==> flow/design.v <==
module fifo_sync #(
    parameter FW = 32,
    parameter DW = 32,
    parameter MD = 0,
    parameter SYNC_RD = 1,
    localparam WT_W = $clog2(FW)-1
) (
    input   wire logic          clk_i,
    input   wire logic          reset_i,
    input   wire logic          wr_en_i,
    input   wire logic [DW-1:0] wr_data_i,
    output  wire logic          full_o,
    input   wire logic          rd_i,
    output  logic      [DW-1:0] rd_data_o,
    output  wire logic          empty_o,
    output  logic               underflow_o,
    output  logic               overflow_o,
    input   wire logic [WT_W:0] threshold_i,
    output  wire logic          threshold_o
);
    reg [DW-1:0] fifo [0:FW-1];
    reg [$clog2(FW):0] read_ptr;
    reg [$clog2(FW):0] write_ptr;
    assign empty_o = (read_ptr == write_ptr);
    assign full_o = (write_ptr[$clog2(FW)] != read_ptr[$clog2(FW)]) & (read_ptr[$clog2(FW)-1:0] == write_ptr[$clog2(FW)-1:0]);
    always_ff @(posedge clk_i) begin
        if (reset_i) begin
            read_ptr <= 0;
            write_ptr <= 0;
        end
        if (~reset_i & wr_en_i & ~full_o) begin
            write_ptr <= write_ptr + 1;
        end
        if (~reset_i & rd_i & ~empty_o) begin
            read_ptr <= read_ptr + 1;
        end
    end
    always_ff @(posedge clk_i) begin
        if (~reset_i & wr_en_i & ~full_o) begin
            fifo[write_ptr[$clog2(FW)-1:0]] <= wr_data_i;
        end
        underflow_o <= empty_o & rd_i;
        overflow_o <= full_o & wr_en_i;
    end
    generate if (SYNC_RD) begin : __sfifo_if_synchronous_reads
        always_ff @(posedge clk_i) begin
            rd_data_o <= fifo[read_ptr[$clog2(FW)-1:0]];
        end
    end else begin : __sfifo_if_synchronous_reads
        assign rd_data_o = fifo[read_ptr[$clog2(FW)-1:0]];
    end endgenerate
    generate if (MD==0) begin : __sfifo_gen_lt
        assign threshold_o = (write_ptr[$clog2(FW)-1:0]-read_ptr[$clog2(FW)-1:0]) < threshold_i;
    end else if (MD==1) begin : __sfifo_gen_mt
        assign threshold_o = (write_ptr[$clog2(FW)-1:0]-read_ptr[$clog2(FW)-1:0]) > threshold_i;
    end else if (MD==3) begin : __sfifo_gen_le
        assign threshold_o = (write_ptr[$clog2(FW)-1:0]-read_ptr[$clog2(FW)-1:0]) <= threshold_i;
    end else if (MD==2) begin : __sfifo_gen_me
        assign threshold_o = (write_ptr[$clog2(FW)-1:0]-read_ptr[$clog2(FW)-1:0]) >= threshold_i;
    end endgenerate
endmodule
module tl_skdbf #(
    parameter DW   = 8,
    parameter SYNC = 0
) (
    input  wire logic          clk_i,
    input  wire logic          rst_i,
    input  wire logic          combinational_ready_i,
    output logic      [DW-1:0] cycle_data_o,
    output logic               cycle_vld_o,
    output logic               registered_ready_o,
    input  wire logic [DW-1:0] registered_data_i,
    input  wire logic          registered_vld_i
);
  reg [DW-1:0] held_data;
  reg held_vld;
  wire hold_data;
  assign hold_data = !combinational_ready_i & registered_ready_o & cycle_vld_o & registered_vld_i;
  assign registered_ready_o = !held_vld;
  always_ff @(posedge clk_i) begin
    if (rst_i) begin
      held_vld  <= '0;
      held_data <= '0;
    end else if (hold_data) begin
      held_data <= registered_data_i;
      held_vld  <= 1'b1;
    end else if (combinational_ready_i) begin
      held_vld <= '0;
    end
  end
  generate
    if (SYNC) begin : __skdbf_if_sync
      always_ff @(posedge clk_i) begin
        cycle_data_o <= held_vld ? held_data : registered_data_i;
        cycle_vld_o  <= rst_i ? 1'b0 : held_vld | registered_vld_i;
      end
    end else begin : __skdbf_if_async
      assign cycle_data_o = held_vld ? held_data : registered_data_i;
      assign cycle_vld_o  = held_vld | registered_vld_i;
    end
  endgenerate
endmodule
module uart_tx (
    input  wire        clock,
    input  wire        resetn,
    input  wire [15:0] bauddiv_i,      
    input  wire        tx_i,
    input  wire [ 7:0] tx_byte_i,
    output wire        tx_dequeue_o,
    output wire        tx_o,
    output wire        tx_busy_o
);
  reg start_q, byte_q, stop_q, cmpl_q, tx_q;
  reg [15:0] counter_q;
  reg [7:0] tx_byte_q;
  reg [2:0] byte_cnt_q;
  wire zero;
  assign zero = counter_q == 16'd0;
  assign tx_o = tx_q;
  assign tx_dequeue_o = cmpl_q;
  assign tx_busy_o = start_q | byte_q | stop_q | cmpl_q;
  always_ff @(posedge clock)
    if (!resetn || !(start_q || byte_q || stop_q) || zero || cmpl_q) counter_q <= bauddiv_i;
    else counter_q <= counter_q - 1'b1;
  always_ff @(posedge clock)
    if (!resetn || !(start_q | stop_q | byte_q | cmpl_q)) tx_q <= 1'b1;
    else if (cmpl_q) tx_q <= 1'b1;
    else if (stop_q) tx_q <= 1'b1;
    else if (byte_q) tx_q <= tx_byte_q[0];
    else if (start_q) tx_q <= 1'b0;
  always_ff @(posedge clock)
    if (!resetn || cmpl_q) start_q <= 1'b0;
    else if (!start_q) start_q <= tx_i;
  always_ff @(posedge clock)
    if (!resetn || cmpl_q) byte_q <= 1'b0;
    else if (!byte_q) byte_q <= start_q && zero;
  always_ff @(posedge clock)
    if (!resetn || cmpl_q) stop_q <= 1'b0;
    else if (!stop_q) stop_q <= byte_q && zero && (byte_cnt_q == 3'd7);
  always_ff @(posedge clock)
    if (!resetn || cmpl_q) byte_cnt_q <= 3'd0;
    else if (byte_q && zero) byte_cnt_q <= byte_cnt_q + 3'd1;
  always_ff @(posedge clock)
    if (!resetn || (tx_i && !start_q)) tx_byte_q <= tx_byte_i;
    else if (byte_q && zero) tx_byte_q <= {1'b0, tx_byte_q[7:1]};
  always_ff @(posedge clock)
    if (!resetn || cmpl_q) cmpl_q <= 1'b0;
    else if (!cmpl_q) cmpl_q <= stop_q && zero;
endmodule
module uart_rx (
    input  wire        clock,
    input  wire        resetn,
    input  wire [15:0] bauddiv_i,   
    input  wire        rx_i,
    output wire [ 7:0] rx_byte_o,
    output wire        rx_o,
    output wire        rx_busy_o
);
  (* ASYNC_REG = "TRUE" *) reg rx_q, rx_qq;
  reg sample_q, start_q, stop_q, hbit_q, cmpl_q;
  reg [15:0] counter_q;
  reg [ 7:0] rx_byte_q;
  reg [ 2:0] byte_cnt_q;
  wire rx, zero, sample_en, shift_en, last_shift;
  assign rx = !rx_qq;
  assign zero = counter_q == '0;
  assign sample_en = counter_q == {1'b0, bauddiv_i[15:1]};
  assign shift_en = zero && sample_q && start_q && !stop_q;
  assign last_shift = byte_cnt_q == 3'd7 && shift_en;
  assign rx_o = cmpl_q;
  assign rx_byte_o = rx_byte_q;
  assign rx_busy_o = sample_q | start_q | stop_q | hbit_q | cmpl_q;
  always_ff @(posedge clock)
    if (!resetn) rx_q <= 1'b1;
    else rx_q <= rx_i;
  always_ff @(posedge clock)
    if (!resetn) rx_qq <= 1'b1;
    else rx_qq <= rx_q;
  always_ff @(posedge clock)
    if ((!rx & !(sample_q | start_q)) || zero || !resetn || (sample_en & sample_q & rx & !start_q) || rx_o)
      counter_q <= bauddiv_i;
    else counter_q <= counter_q - 1'b1;
  always_ff @(posedge clock)
    if (rx_o || !resetn) sample_q <= 1'b0;
    else if (!sample_q) sample_q <= rx;
  always_ff @(posedge clock)
    if (rx_o || !resetn) start_q <= 1'b0;
    else if (!start_q) start_q <= sample_en & sample_q & rx;
  always_ff @(posedge clock)
    if (rx_o || !resetn) rx_byte_q <= 8'd0;
    else if (shift_en) rx_byte_q <= {rx_qq, rx_byte_q[7:1]};
  always_ff @(posedge clock)
    if (rx_o || !resetn) byte_cnt_q <= 3'd0;
    else if (shift_en) byte_cnt_q <= byte_cnt_q + 1'b1;
  always_ff @(posedge clock)
    if (rx_o || !resetn) stop_q <= 1'b0;
    else if (!stop_q) stop_q <= last_shift;
  always_ff @(posedge clock)
    if (rx_o || !resetn) hbit_q <= 1'b0;
    else if (stop_q && (counter_q == '0)) hbit_q <= 1'b1;
  always_ff @(posedge clock)
    if (rx_o || !resetn) cmpl_q <= 1'b0;
    else if (hbit_q && (counter_q == {1'b0, bauddiv_i[15:1]})) cmpl_q <= 1'b1;
endmodule
`default_nettype none
module TL_UART #(
    parameter [15:0] C_DEFAULT_BAUD_RATE = 16'd868,
    parameter C_DEFAULT_TX_ON = 1,
    parameter C_DEFAULT_RX_ON = 1,
    parameter C_TILELINK_ID_WIDTH = 1
) (
    input  wire                           uart_clock_i,
    input  wire                           uart_reset_i,
    input  wire [                    2:0] uart_a_opcode,
    input  wire [                    2:0] uart_a_param,
    input  wire [                    2:0] uart_a_size,
    input  wire [C_TILELINK_ID_WIDTH-1:0] uart_a_source,
    input  wire [                   11:0] uart_a_address,
    input  wire [                    3:0] uart_a_mask,
    input  wire [                   31:0] uart_a_data,
    input  wire                           uart_a_corrupt,
    input  wire                           uart_a_valid,
    output wire                           uart_a_ready,
    output wire [                    2:0] uart_d_opcode,
    output wire [                    1:0] uart_d_param,
    output wire [                    2:0] uart_d_size,
    output wire [C_TILELINK_ID_WIDTH-1:0] uart_d_source,
    output wire                           uart_d_denied,
    output wire [                   31:0] uart_d_data,
    output wire                           uart_d_corrupt,
    output wire                           uart_d_valid,
    input  wire                           uart_d_ready,
    input  wire                           UART_RX,
    output wire                           UART_TX,
    output wire                           UART_RX_IRQ,
    output wire                           UART_TX_IRQ
);
  localparam AW = 12;
  localparam IW = C_TILELINK_ID_WIDTH;
  wire          a_ready;
  wire          a_valid;
  wire [   2:0] a_opcode;
  /*verilator lint_off UNUSED*/
  wire [   2:0] a_param;
  /*verilator lint_on UNUSED*/
  wire [   2:0] a_size;
  wire [IW-1:0] a_source;
  wire [  11:0] a_address;
  wire [   3:0] a_mask;
  wire [  31:0] a_data;
  wire          a_corrupt;
  wire          d_ready;
  reg  [   2:0] d_opcode_q;
  reg  [   1:0] d_param_q;
  reg  [   2:0] d_size_q;
  reg  [IW-1:0] d_source_q;
  reg           d_denied_q;
  reg  [  15:0] d_data_q;
  reg           d_corrupt_q;
  reg           d_valid_q;
localparam [2:0] Get = 3'd4;
localparam [2:0] PutFullData = 3'd0;
localparam [2:0] PutPartialData = 3'd1;
localparam [2:0] ArithmeticData = 3'd2;
localparam [2:0] LogicalData = 3'd3;
localparam [2:0] AMOXOR = 3'd0;
localparam [2:0] AMOOR = 3'd1;
localparam [2:0] AMOAND = 3'd2;
localparam [2:0] AMOSWAP = 3'd3;
localparam [2:0] AMOMIN = 3'd0;
localparam [2:0] AMOMAX = 3'd1;
localparam [2:0] AMOMINU = 3'd2;
localparam [2:0] AMOMAXU = 3'd3;
localparam [2:0] AMOADD = 3'd4;
function automatic TL_isWriteTo(input [AW-1:0] address, input [AW-1:0] address_t);
  TL_isWriteTo = (address == address_t) && a_valid && (d_ready || !d_valid_q) && (a_opcode==PutFullData || a_opcode==PutPartialData || a_opcode==ArithmeticData || a_opcode==LogicalData);
endfunction
function automatic TL_isReadTo(input [AW-1:0] address, input [AW-1:0] address_t);
  TL_isReadTo = (address == address_t) && a_valid && (d_ready || !d_valid_q) && (a_opcode == Get || a_opcode==ArithmeticData || a_opcode==LogicalData);
endfunction
function automatic [2:0] TL_RetCode();
  TL_RetCode = (a_opcode == PutFullData || a_opcode == PutPartialData) ? 3'd0 : 3'd1;
endfunction
  assign d_ready = uart_d_ready;
  assign a_ready = d_ready || !d_valid_q;
  assign uart_d_opcode = d_opcode_q;
  assign uart_d_param = d_param_q;
  assign uart_d_size = d_size_q;
  assign uart_d_source = d_source_q;
  assign uart_d_denied = d_denied_q;
  assign uart_d_data = {16'd0, d_data_q};
  assign uart_d_corrupt = d_corrupt_q;
  assign uart_d_valid = d_valid_q;
  tl_skdbf #(
      .DW  (58 + IW),
      .SYNC(0)
  ) skdbf_inst (
      .clk_i(uart_clock_i),
      .rst_i(uart_reset_i),
      .combinational_ready_i(a_ready),
      .cycle_data_o({a_opcode, a_param, a_size, a_source, a_address, a_mask, a_data, a_corrupt}),
      .cycle_vld_o(a_valid),
      .registered_ready_o(uart_a_ready),
      .registered_data_i({
        uart_a_opcode,
        uart_a_param,
        uart_a_size,
        uart_a_source,
        uart_a_address,
        uart_a_mask,
        uart_a_data,
        uart_a_corrupt
      }),
      .registered_vld_i(uart_a_valid)
  );
  localparam [11:0] REG_UART_CTRL = 12'h000;  
  localparam [11:0] REG_UART_STATUS = 12'h004;   
  localparam [11:0] REG_UART_FIFOAX = 12'h008;   
  localparam [11:0] REG_UART_BAUDDIV = 12'h00C;   
  logic [15:0] UARTCTRL_q, UARTSTATS_q, FIFOAX_q, BAUDDIV_q, DATA_r;
  wire tx_dequeue, rx_enqueue, tx_full, tx_empty, rx_full, rx_empty, tx_underflow, tx_overflow, rx_underflow, rx_overflow, rx_threshold, tx_threshold, rx_busy, tx_busy;
  wire [7:0] rx_char, tx_char, rx_head;
  assign FIFOAX_q[7:0] = rx_empty ? 8'd0 : rx_head;
  reg
      RX_q,
      TX_q,
      RX_WATERMARK_IRQ_q,
      TX_WATERMARK_IRQ_q,
      RX_WATERMARK_IRQEN_q,
      TX_WATERMARK_IRQEN_q;
  reg [4:0] RX_WATERMARK_q, TX_WATERMARK_q;
  assign UARTCTRL_q = {
    2'd0, TX_WATERMARK_IRQEN_q, RX_WATERMARK_IRQEN_q, TX_WATERMARK_q, RX_WATERMARK_q, TX_q, RX_q
  };
  assign FIFOAX_q[15:8] = 8'd0;
  assign UARTSTATS_q = {
    8'd0,
    tx_busy,
    TX_WATERMARK_IRQ_q,
    tx_empty,
    tx_full,
    rx_busy,
    RX_WATERMARK_IRQ_q,
    rx_empty,
    rx_full
  };
  assign UART_RX_IRQ = RX_WATERMARK_IRQ_q;
  assign UART_TX_IRQ = TX_WATERMARK_IRQ_q;
  logic [15:0] w_val;
  assign w_val = a_data[15:0];
  always_ff @(posedge uart_clock_i)
    if (uart_reset_i) TX_q <= C_DEFAULT_TX_ON == 1 ? 1'b1 : 1'b0;
    else if (TL_isWriteTo(a_address, REG_UART_CTRL)) TX_q <= w_val[1];
  always_ff @(posedge uart_clock_i)
    if (uart_reset_i) RX_q <= C_DEFAULT_RX_ON == 1 ? 1'b1 : 1'b0;
    else if (TL_isWriteTo(a_address, REG_UART_CTRL)) RX_q <= w_val[0];
  always_ff @(posedge uart_clock_i)
    if (uart_reset_i) RX_WATERMARK_q <= 5'd0;
    else if (TL_isWriteTo(a_address, REG_UART_CTRL)) RX_WATERMARK_q <= w_val[6:2];
  always_ff @(posedge uart_clock_i)
    if (uart_reset_i) TX_WATERMARK_q <= 5'd0;
    else if (TL_isWriteTo(a_address, REG_UART_CTRL)) TX_WATERMARK_q <= w_val[11:7];
  always_ff @(posedge uart_clock_i)
    if (uart_reset_i) RX_WATERMARK_IRQEN_q <= 1'b0;
    else if (TL_isWriteTo(a_address, REG_UART_CTRL)) RX_WATERMARK_IRQEN_q <= w_val[12];
  always_ff @(posedge uart_clock_i)
    if (uart_reset_i) TX_WATERMARK_IRQEN_q <= 1'b0;
    else if (TL_isWriteTo(a_address, REG_UART_CTRL)) TX_WATERMARK_IRQEN_q <= w_val[13];
  always_ff @(posedge uart_clock_i)
    if (uart_reset_i) RX_WATERMARK_IRQ_q <= 1'b0;
    else if (TL_isWriteTo(a_address, REG_UART_STATUS)) RX_WATERMARK_IRQ_q <= w_val[2];
    else if (RX_WATERMARK_IRQEN_q & rx_threshold & !RX_WATERMARK_IRQ_q) RX_WATERMARK_IRQ_q <= 1'b1;
    else if (!RX_WATERMARK_IRQEN_q) RX_WATERMARK_IRQ_q <= 1'b0;
  always_ff @(posedge uart_clock_i)
    if (uart_reset_i) TX_WATERMARK_IRQ_q <= 1'b0;
    else if (TL_isWriteTo(a_address, REG_UART_STATUS)) TX_WATERMARK_IRQ_q <= w_val[6];
    else if (TX_WATERMARK_IRQEN_q & tx_threshold) TX_WATERMARK_IRQ_q <= 1'b1;
    else if (!TX_WATERMARK_IRQEN_q) TX_WATERMARK_IRQ_q <= 1'b0;
  always_ff @(posedge uart_clock_i)
    if (uart_reset_i) BAUDDIV_q <= C_DEFAULT_BAUD_RATE;
    else if (TL_isWriteTo(a_address, REG_UART_BAUDDIV)) BAUDDIV_q <= w_val[15:0];
  always_comb
    if (TL_isReadTo(a_address, REG_UART_CTRL)) DATA_r = UARTCTRL_q;
    else if (TL_isReadTo(a_address, REG_UART_STATUS)) DATA_r = UARTSTATS_q;
    else if (TL_isReadTo(a_address, REG_UART_FIFOAX)) DATA_r = FIFOAX_q;
    else if (TL_isReadTo(a_address, REG_UART_BAUDDIV)) DATA_r = BAUDDIV_q;
    else DATA_r = 16'd0;
  always_ff @(posedge uart_clock_i)
    if (uart_reset_i) begin
      d_valid_q <= 1'b0;
    end else if (a_valid && (d_ready || !d_valid_q)) begin
      d_valid_q <= 1'b1;
      d_opcode_q <= TL_RetCode();
      d_param_q <= '0;
      d_size_q <= a_size;
      d_source_q <= a_source;
      d_denied_q <= 1'b0;
      d_data_q <= DATA_r;
      d_corrupt_q <= 1'b0;
    end else if (d_ready) begin
      d_valid_q <= 1'b0;
    end
  fifo_sync #(
      .FW(32),
      .DW(8),
      .MD(1),
      .SYNC_RD(0)
  ) rx_fifo_inst (
      .clk_i(uart_clock_i),
      .reset_i(uart_reset_i),
      .wr_en_i(UARTCTRL_q[0] & rx_enqueue),
      .wr_data_i(rx_char),
      .full_o(rx_full),
      .rd_i(TL_isReadTo(a_address, REG_UART_FIFOAX)),
      .rd_data_o(rx_head),
      .empty_o(rx_empty),
      .underflow_o(rx_underflow),
      .overflow_o(rx_overflow),
      .threshold_i(UARTCTRL_q[6:2]),
      .threshold_o(rx_threshold)
  );
  fifo_sync #(
      .FW(32),
      .DW(8),
      .MD(1),
      .SYNC_RD(0)
  ) tx_fifo_inst (
      .clk_i(uart_clock_i),
      .reset_i(uart_reset_i),
      .wr_en_i(TL_isWriteTo(a_address, REG_UART_FIFOAX)),
      .wr_data_i(a_data[7:0]),
      .full_o(tx_full),
      .rd_i(tx_dequeue),
      .rd_data_o(tx_char),
      .empty_o(tx_empty),
      .underflow_o(tx_underflow),
      .overflow_o(tx_overflow),
      .threshold_i(UARTCTRL_q[11:7]),
      .threshold_o(tx_threshold)
  );
  uart_rx uart_reciever (
      .clock(uart_clock_i),
      .resetn(!uart_reset_i),
      .bauddiv_i(BAUDDIV_q),
      .rx_i(UART_RX),
      .rx_byte_o(rx_char),
      .rx_o(rx_enqueue),
      .rx_busy_o(rx_busy)
  );
  uart_tx uart_trasmitter (
      .clock(uart_clock_i),
      .resetn(!uart_reset_i),
      .bauddiv_i(BAUDDIV_q),
      .tx_i(UARTCTRL_q[1] & !tx_empty),
      .tx_byte_i(tx_char),
      .tx_dequeue_o(tx_dequeue),
      .tx_o(UART_TX),
      .tx_busy_o(tx_busy)
  );
  /*verilator lint_off UNUSED*/
  wire unused;
  assign unused = (|a_data[31:16]) | tx_underflow | rx_underflow | tx_overflow | rx_overflow | (|a_mask) | a_corrupt;
  /*verilator lint_on UNUSED*/
endmodule
---- Step by step through the tools: TL_UART ----
Tool output for the design above, in the order of the flow.
Line numbers count from 1 in the design file above.
Cell names lack the library's common part.
A cell with -- has no value.
inputs
  top module .............................. TL_UART
  clock ................................... uart_clock_i
  library ................................. sky130hd
  timing corner ........................... tt_025C_1v80

---- Word level ----
Source: Yosys, flattened and elaborated, memories not mapped. Widths are those after wreduce. Print and check cells do not count. Equal cells are merged and count once.
Yosys's memory passes give these memory sizes; they may raise the number of words (mostly to a power of two), join words into wider ones and drop unused or constant bits.
cells by class
  bitwise gates (word level) .............. 39
  add/subtract/negate cells ............... 10
  reductions and logical operators ........ 74
  mux-type cells .......................... 43
  eq/ne operators ......................... 18
  magnitude comparators ................... 2
operators by type and width
  operator                                               number
  two-way mux 59 bit                                     1
  two-way mux 14 bit                                     4
  two-way mux 8 bit                                      5
  subtractor 16 x 1 -> 16 bit (second input constant)    2
  zero test 16 bit                                       2
  two-way mux 16 bit                                     2
  two-way mux 6 bit                                      5
  logical AND 1 bit                                      28
  equality test 12 x 4 -> 1 bit (second input constant)  2
  adder 6 x 1 -> 6 bit (second input constant)           4
  AND 1 bit                                              22
  two-way mux 1 bit                                      22
  two-way mux 5 bit                                      4
  logical OR 1 bit                                       19
  equality test 16 x 15 -> 1 bit                         1
  nonzero test 2 bit                                     8
  zero test 1 bit                                        12
  equality test 12 x 3 -> 1 bit (second input constant)  1
  zero test 12 bit                                       1
  equality test 6 bit                                    2
  bitwise OR 1 bit                                       11
  subtractor 5 bit                                       2
  > comparator 5 bit                                     2
  equality test 5 bit                                    2
  equality test 3 bit (second input constant)            3
  inverter 1 bit                                         6
  adder 3 x 1 -> 3 bit (second input constant)           2
  != test 3 x 1 -> 1 bit (second input constant)         2
Other operator kinds: 7; their cells: 9.
word-level totals
  bits in writable memories ............... 512
  output and inout bits ................... 48
  elaborated cells ........................ 227
  word width x clocked read ports ......... 16
  memories kept ........................... 2
  flip-flop bits (word level) ............. 206
memory list
  memory             depth  width  rd ports  wr ports  RTL line  source
  rx_fifo_inst.fifo  32     8      1         1         21        reg [DW-1:0] fifo [0:FW-1];
  tx_fifo_inst.fifo  32     8      1         1         21

---- Longest topological paths ----
Longest topological path by Yosys (ltp), each cell counted once; first at word level (registers and memories cut), then after technology mapping (sequential cells cut; the memories' decode and read muxes count).
logic depth
  word-level depth ........................ 9
  ABC_AREA ................................ 0
  gate-level depth with buffers ........... 13
  gate-level depth less buffers ........... 13

---- Synthesis result ----
Yosys stat after the flow's synthesis: flattened, memories mapped to cells. It holds for the ABC_AREA given above (unset counts as 0); a run with the other value may have another netlist.
The area totals of this step are shown rounded.
cell types
  cell type  number  area in all (µm²)
  edfxtp_1   565     1.7E+04
  mux4_2     147     3.31E+03
  dfxtp_1    137     2742.63
  nor2_1     171     641.866
  nand2_1    148     555.533
  mux2i_1    51      510.49
  ha_1       34      425.408
  a21oi_1    80      400.384
  xnor2_1    43      376.611
  mux2_2     26      292.781
  xor2_1     31      271.51
  buf_4      31      232.723
  clkbuf_1   43      161.405
  inv_1      36      135.13
  nor2b_1    19      118.864
  buf_2      22      110.106
  nor3_1     22      110.106
  a22o_1     11      96.342
Other cell types: 51; their cells: 211.
mapped netlist
  mapped cells ............................ 1828
  area of sequential cells ................ 19710 µm²
  chip area (Yosys) ....................... 29090 µm²
  flip-flops .............................. 702
The figures by module come from a second, unflattened synthesis with its own total; it is not the netlist above.
second synthesis, totals
  cell total of the unflattened synthesis .. 1966
  area (unflattened synthesis) ............ 31300 µm²
Rows give one instance, submodules left out.
by module
  module     times used  seq. area (µm²)  area (µm²)  cells
  fifo_sync  2           8188             11050       528
  tl_skdbf   1           1201             3381        327
  TL_UART    1           1291             2664        275
  uart_rx    1           680.7            1748        170
  uart_tx    1           720.7            1398        138

---- Worst setup path after synthesis ----
Path of least setup slack by OpenSTA after synthesis, without wires, with an ideal clock, recovery checks aside; 20% of the period is set as input and as output delay. Where synthesis merged equal registers, the netlist keeps one of their names.
timing path after synthesis
  kind .................................... input to register
  from .................................... input uart_reset_i
  to ...................................... register d_data_q[0]
  data arrival time ....................... 3.511 ns
  delay of the path ....................... 2.337 ns
  library setup time ...................... 0.426 ns
  period .................................. 8.0 ns
  slack ................................... 4.063 ns
  driving pins on the path ................ 3
  synthesis period reached ................ 3.937 ns
"delay of the path" is the arrival time less input delay plus setup time.
"driving pins on the path" counts driving pins, that of a launching flip-flop among them; a cell with two outputs on the path counts twice.
"synthesis period reached" is the clock period less the worst setup slack; recovery checks do not enter. This is arithmetic on one report: input and output delays are still those of the set period (20% each).
The rows between start and end are the longest chain of elaborated cells between them; the timing report does not say that the signal goes this way. Where chains are equally long, one stands for them.
A line is the first line of the expression or statement that the cell stems from. Yosys adds cells for indexed reads and writes and turns some case tables into memories.
on the way, after synthesis
  path through ............................ clkbuf_1 -> clkbuf_1 -> nor3_1
  cells in the longest elaborated chain ... 2
  elaborated cells on any way between the ends .. 2
  those cells by class .................... 1 x logic; 1 x reduce/logical
RTL lines, path after synthesis
  item                 RTL line  source
  start, declared      213       input  wire                           uart_reset_i,
  inverter 1 bit       --
  AND reduction 2 bit  --
  end, assigned        398       d_data_q <= DATA_r;
  end, declared        258       reg  [  15:0] d_data_q;

---- Worst path after layout ----
From the final timing report of stored run 2: the path of least setup slack in the routed layout; clock arrival at registers is part of the times.
timing path after layout
  kind .................................... register to register
  from .................................... register rx_fifo_inst.write_ptr[2]
  to ...................................... memory rx_fifo_inst.fifo[15][6]
  slack ................................... 1.44 ns
  period .................................. 5.15 ns
  driving pins on the path ................ 7
  library setup time ...................... 0.37 ns
  data arrival time ....................... 3.93 ns
The rows between start and end are the longest chain of elaborated cells between them; the timing report does not say that the signal goes this way. Where chains are equally long, one stands for them.
Only ways into the end's enable, where the timed path ends, are counted here.
on the way, after layout
  path through ............................ edfxtp_1 -> ha_1 -> nand4_1 -> nor2_1 -> a211oi_1 -> nand2_1 -> nor2_1
  cells in the longest elaborated chain ... 5
  elaborated cells on any way between the ends .. 6
  those cells by class .................... 1 x eq/ne; 2 x mux; 3 x logic
RTL lines, path after layout
  item                 RTL line  source
  start, declared      23        reg [$clog2(FW):0] write_ptr;
  start, assigned      29        write_ptr <= 0;
  start, assigned      32        write_ptr <= write_ptr + 1;
  equality test 5 bit  25        assign full_o = (write_ptr[$clog2(FW)] != read_ptr[$clog2(FW)]) & (read_ptr[$clog2(FW)-1:0] == write_ptr[$clog ...
  AND 1 bit            25
  inverter 1 bit       39        if (~reset_i & wr_en_i & ~full_o) begin
  AND 1 bit            39
  two-way mux 5 bit    39
  end, declared        21        reg [DW-1:0] fifo [0:FW-1];

Module TL_UART, platform sky130hd: 5 stored runs of the flow (Yosys, OpenROAD) with differing settings, in no particular order. Input and output delays are each 20% of the period that was set; the output load is 0.01 pF.
By "achieved period" is meant the clock period of the run minus its worst setup slack. This is arithmetic on one report: input and output delays are still those of the set period (20% each).
"worst setup path time": the worst setup path's part of the clock period (all of it between registers, 20% less for each end at a port) less its slack. A launch clock that arrives late makes it longer, a capture clock that arrives late makes it shorter.
"total power of the final layout" rests on the timing tool's default activity at the inputs, not on a simulated workload.
The results are shown rounded.

---- stored run 1 ----
settings
  ABC_AREA = 1
  CAP_MARGIN = 10
  CELL_PAD_IN_SITES_DETAIL_PLACEMENT = 2
  CELL_PAD_IN_SITES_GLOBAL_PLACEMENT = 2
  CORE_ASPECT_RATIO = 1.76
  CORE_MARGIN = 5
  CORE_UTILIZATION = 65
  CTS_CLUSTER_DIAMETER = 72
  CTS_CLUSTER_SIZE = 34
  GPL_ROUTABILITY_DRIVEN = 0
  GPL_TIMING_DRIVEN = 1
  MAX_ROUTING_LAYER = met5
  MIN_ROUTING_LAYER = met2
  PLACE_DENSITY = 0.6
  TNS_END_PERCENT = 40
  period_ns = 4.09
  SLEW_MARGIN = 20
results
  did not finish, placement stopped with GPL-0301

---- stored run 2 ----
settings
  CAP_MARGIN = 25
  CORE_ASPECT_RATIO = 0.97
  CORE_UTILIZATION = 41
  CTS_CLUSTER_SIZE = 71
  HOLD_SLACK_MARGIN = 0.17
  MAX_ROUTING_LAYER = met4
  PLACE_DENSITY_LB_ADDON = 0.06
  TNS_END_PERCENT = 65
  period_ns = 5.15
  CORE_MARGIN = 2
  SLEW_MARGIN = 20
results
  die size ................................ 73100 µm²
  worst setup slack after layout .......... 1.437 ns
  total power of the final layout ......... 12050 µW
  chip area after synthesis (Yosys) ....... 29090 µm²
  sum of negative setup slack ............. 0.000 ns
  area of the standard cells in the finished layout .. 33450 µm²
  final utilization ....................... 47.4%
  worst setup path time ................... 3.71 ns
  worst setup path type ................... register to register
  achieved period ......................... 3.713 ns
  worst hold slack after layout ........... 0.406 ns

---- stored run 3 ----
settings
  CAP_MARGIN = 25
  CELL_PAD_IN_SITES_GLOBAL_PLACEMENT = 3
  CORE_ASPECT_RATIO = 0.97
  CORE_UTILIZATION = 41
  CTS_CLUSTER_SIZE = 71
  GPL_TIMING_DRIVEN = 0
  HOLD_SLACK_MARGIN = 0.17
  MAX_ROUTING_LAYER = met4
  MIN_ROUTING_LAYER = met2
  PLACE_DENSITY_LB_ADDON = 0.06
  TNS_END_PERCENT = 65
  period_ns = 5.15
  CORE_MARGIN = 2
  SLEW_MARGIN = 20
results
  die size ................................ 73100 µm²
  worst setup slack after layout .......... 0.838 ns
  total power of the final layout ......... 12320 µW
  chip area after synthesis (Yosys) ....... 29090 µm²
  sum of negative setup slack ............. 0.000 ns
  area of the standard cells in the finished layout .. 33610 µm²
  final utilization ....................... 47.7%
  worst setup path time ................... 4.31 ns
  worst setup path type ................... register to register
  achieved period ......................... 4.312 ns
  worst hold slack after layout ........... 0.404 ns

---- stored run 4 ----
settings
  CORE_UTILIZATION = 40
  PLACE_DENSITY = 0.6
  SETUP_SLACK_MARGIN = -0.3
  period_ns = 4.73
  CAP_MARGIN = 20
  CORE_MARGIN = 2
  SLEW_MARGIN = 20
results
  die size ................................ 74900 µm²
  worst setup slack after layout .......... 1.131 ns
  total power of the final layout ......... 13000 µW
  chip area after synthesis (Yosys) ....... 29090 µm²
  sum of negative setup slack ............. 0.000 ns
  area of the standard cells in the finished layout .. 33330 µm²
  final utilization ....................... 46.5%
  worst setup path time ................... 3.60 ns
  worst setup path type ................... register to register
  achieved period ......................... 3.599 ns
  worst hold slack after layout ........... 0.412 ns

---- stored run 5 ----
settings
  CORE_UTILIZATION = 40
  PLACE_DENSITY = 0.6
  period_ns = 4.73
  CAP_MARGIN = 20
  CORE_MARGIN = 2
  SLEW_MARGIN = 20
results
  die size ................................ 74900 µm²
  worst setup slack after layout .......... 1.131 ns
  total power of the final layout ......... 13000 µW
  chip area after synthesis (Yosys) ....... 29090 µm²
  sum of negative setup slack ............. 0.000 ns
  area of the standard cells in the finished layout .. 33330 µm²
  final utilization ....................... 46.5%
  worst setup path time ................... 3.60 ns
  worst setup path type ................... register to register
  achieved period ......................... 3.599 ns
  worst hold slack after layout ........... 0.412 ns
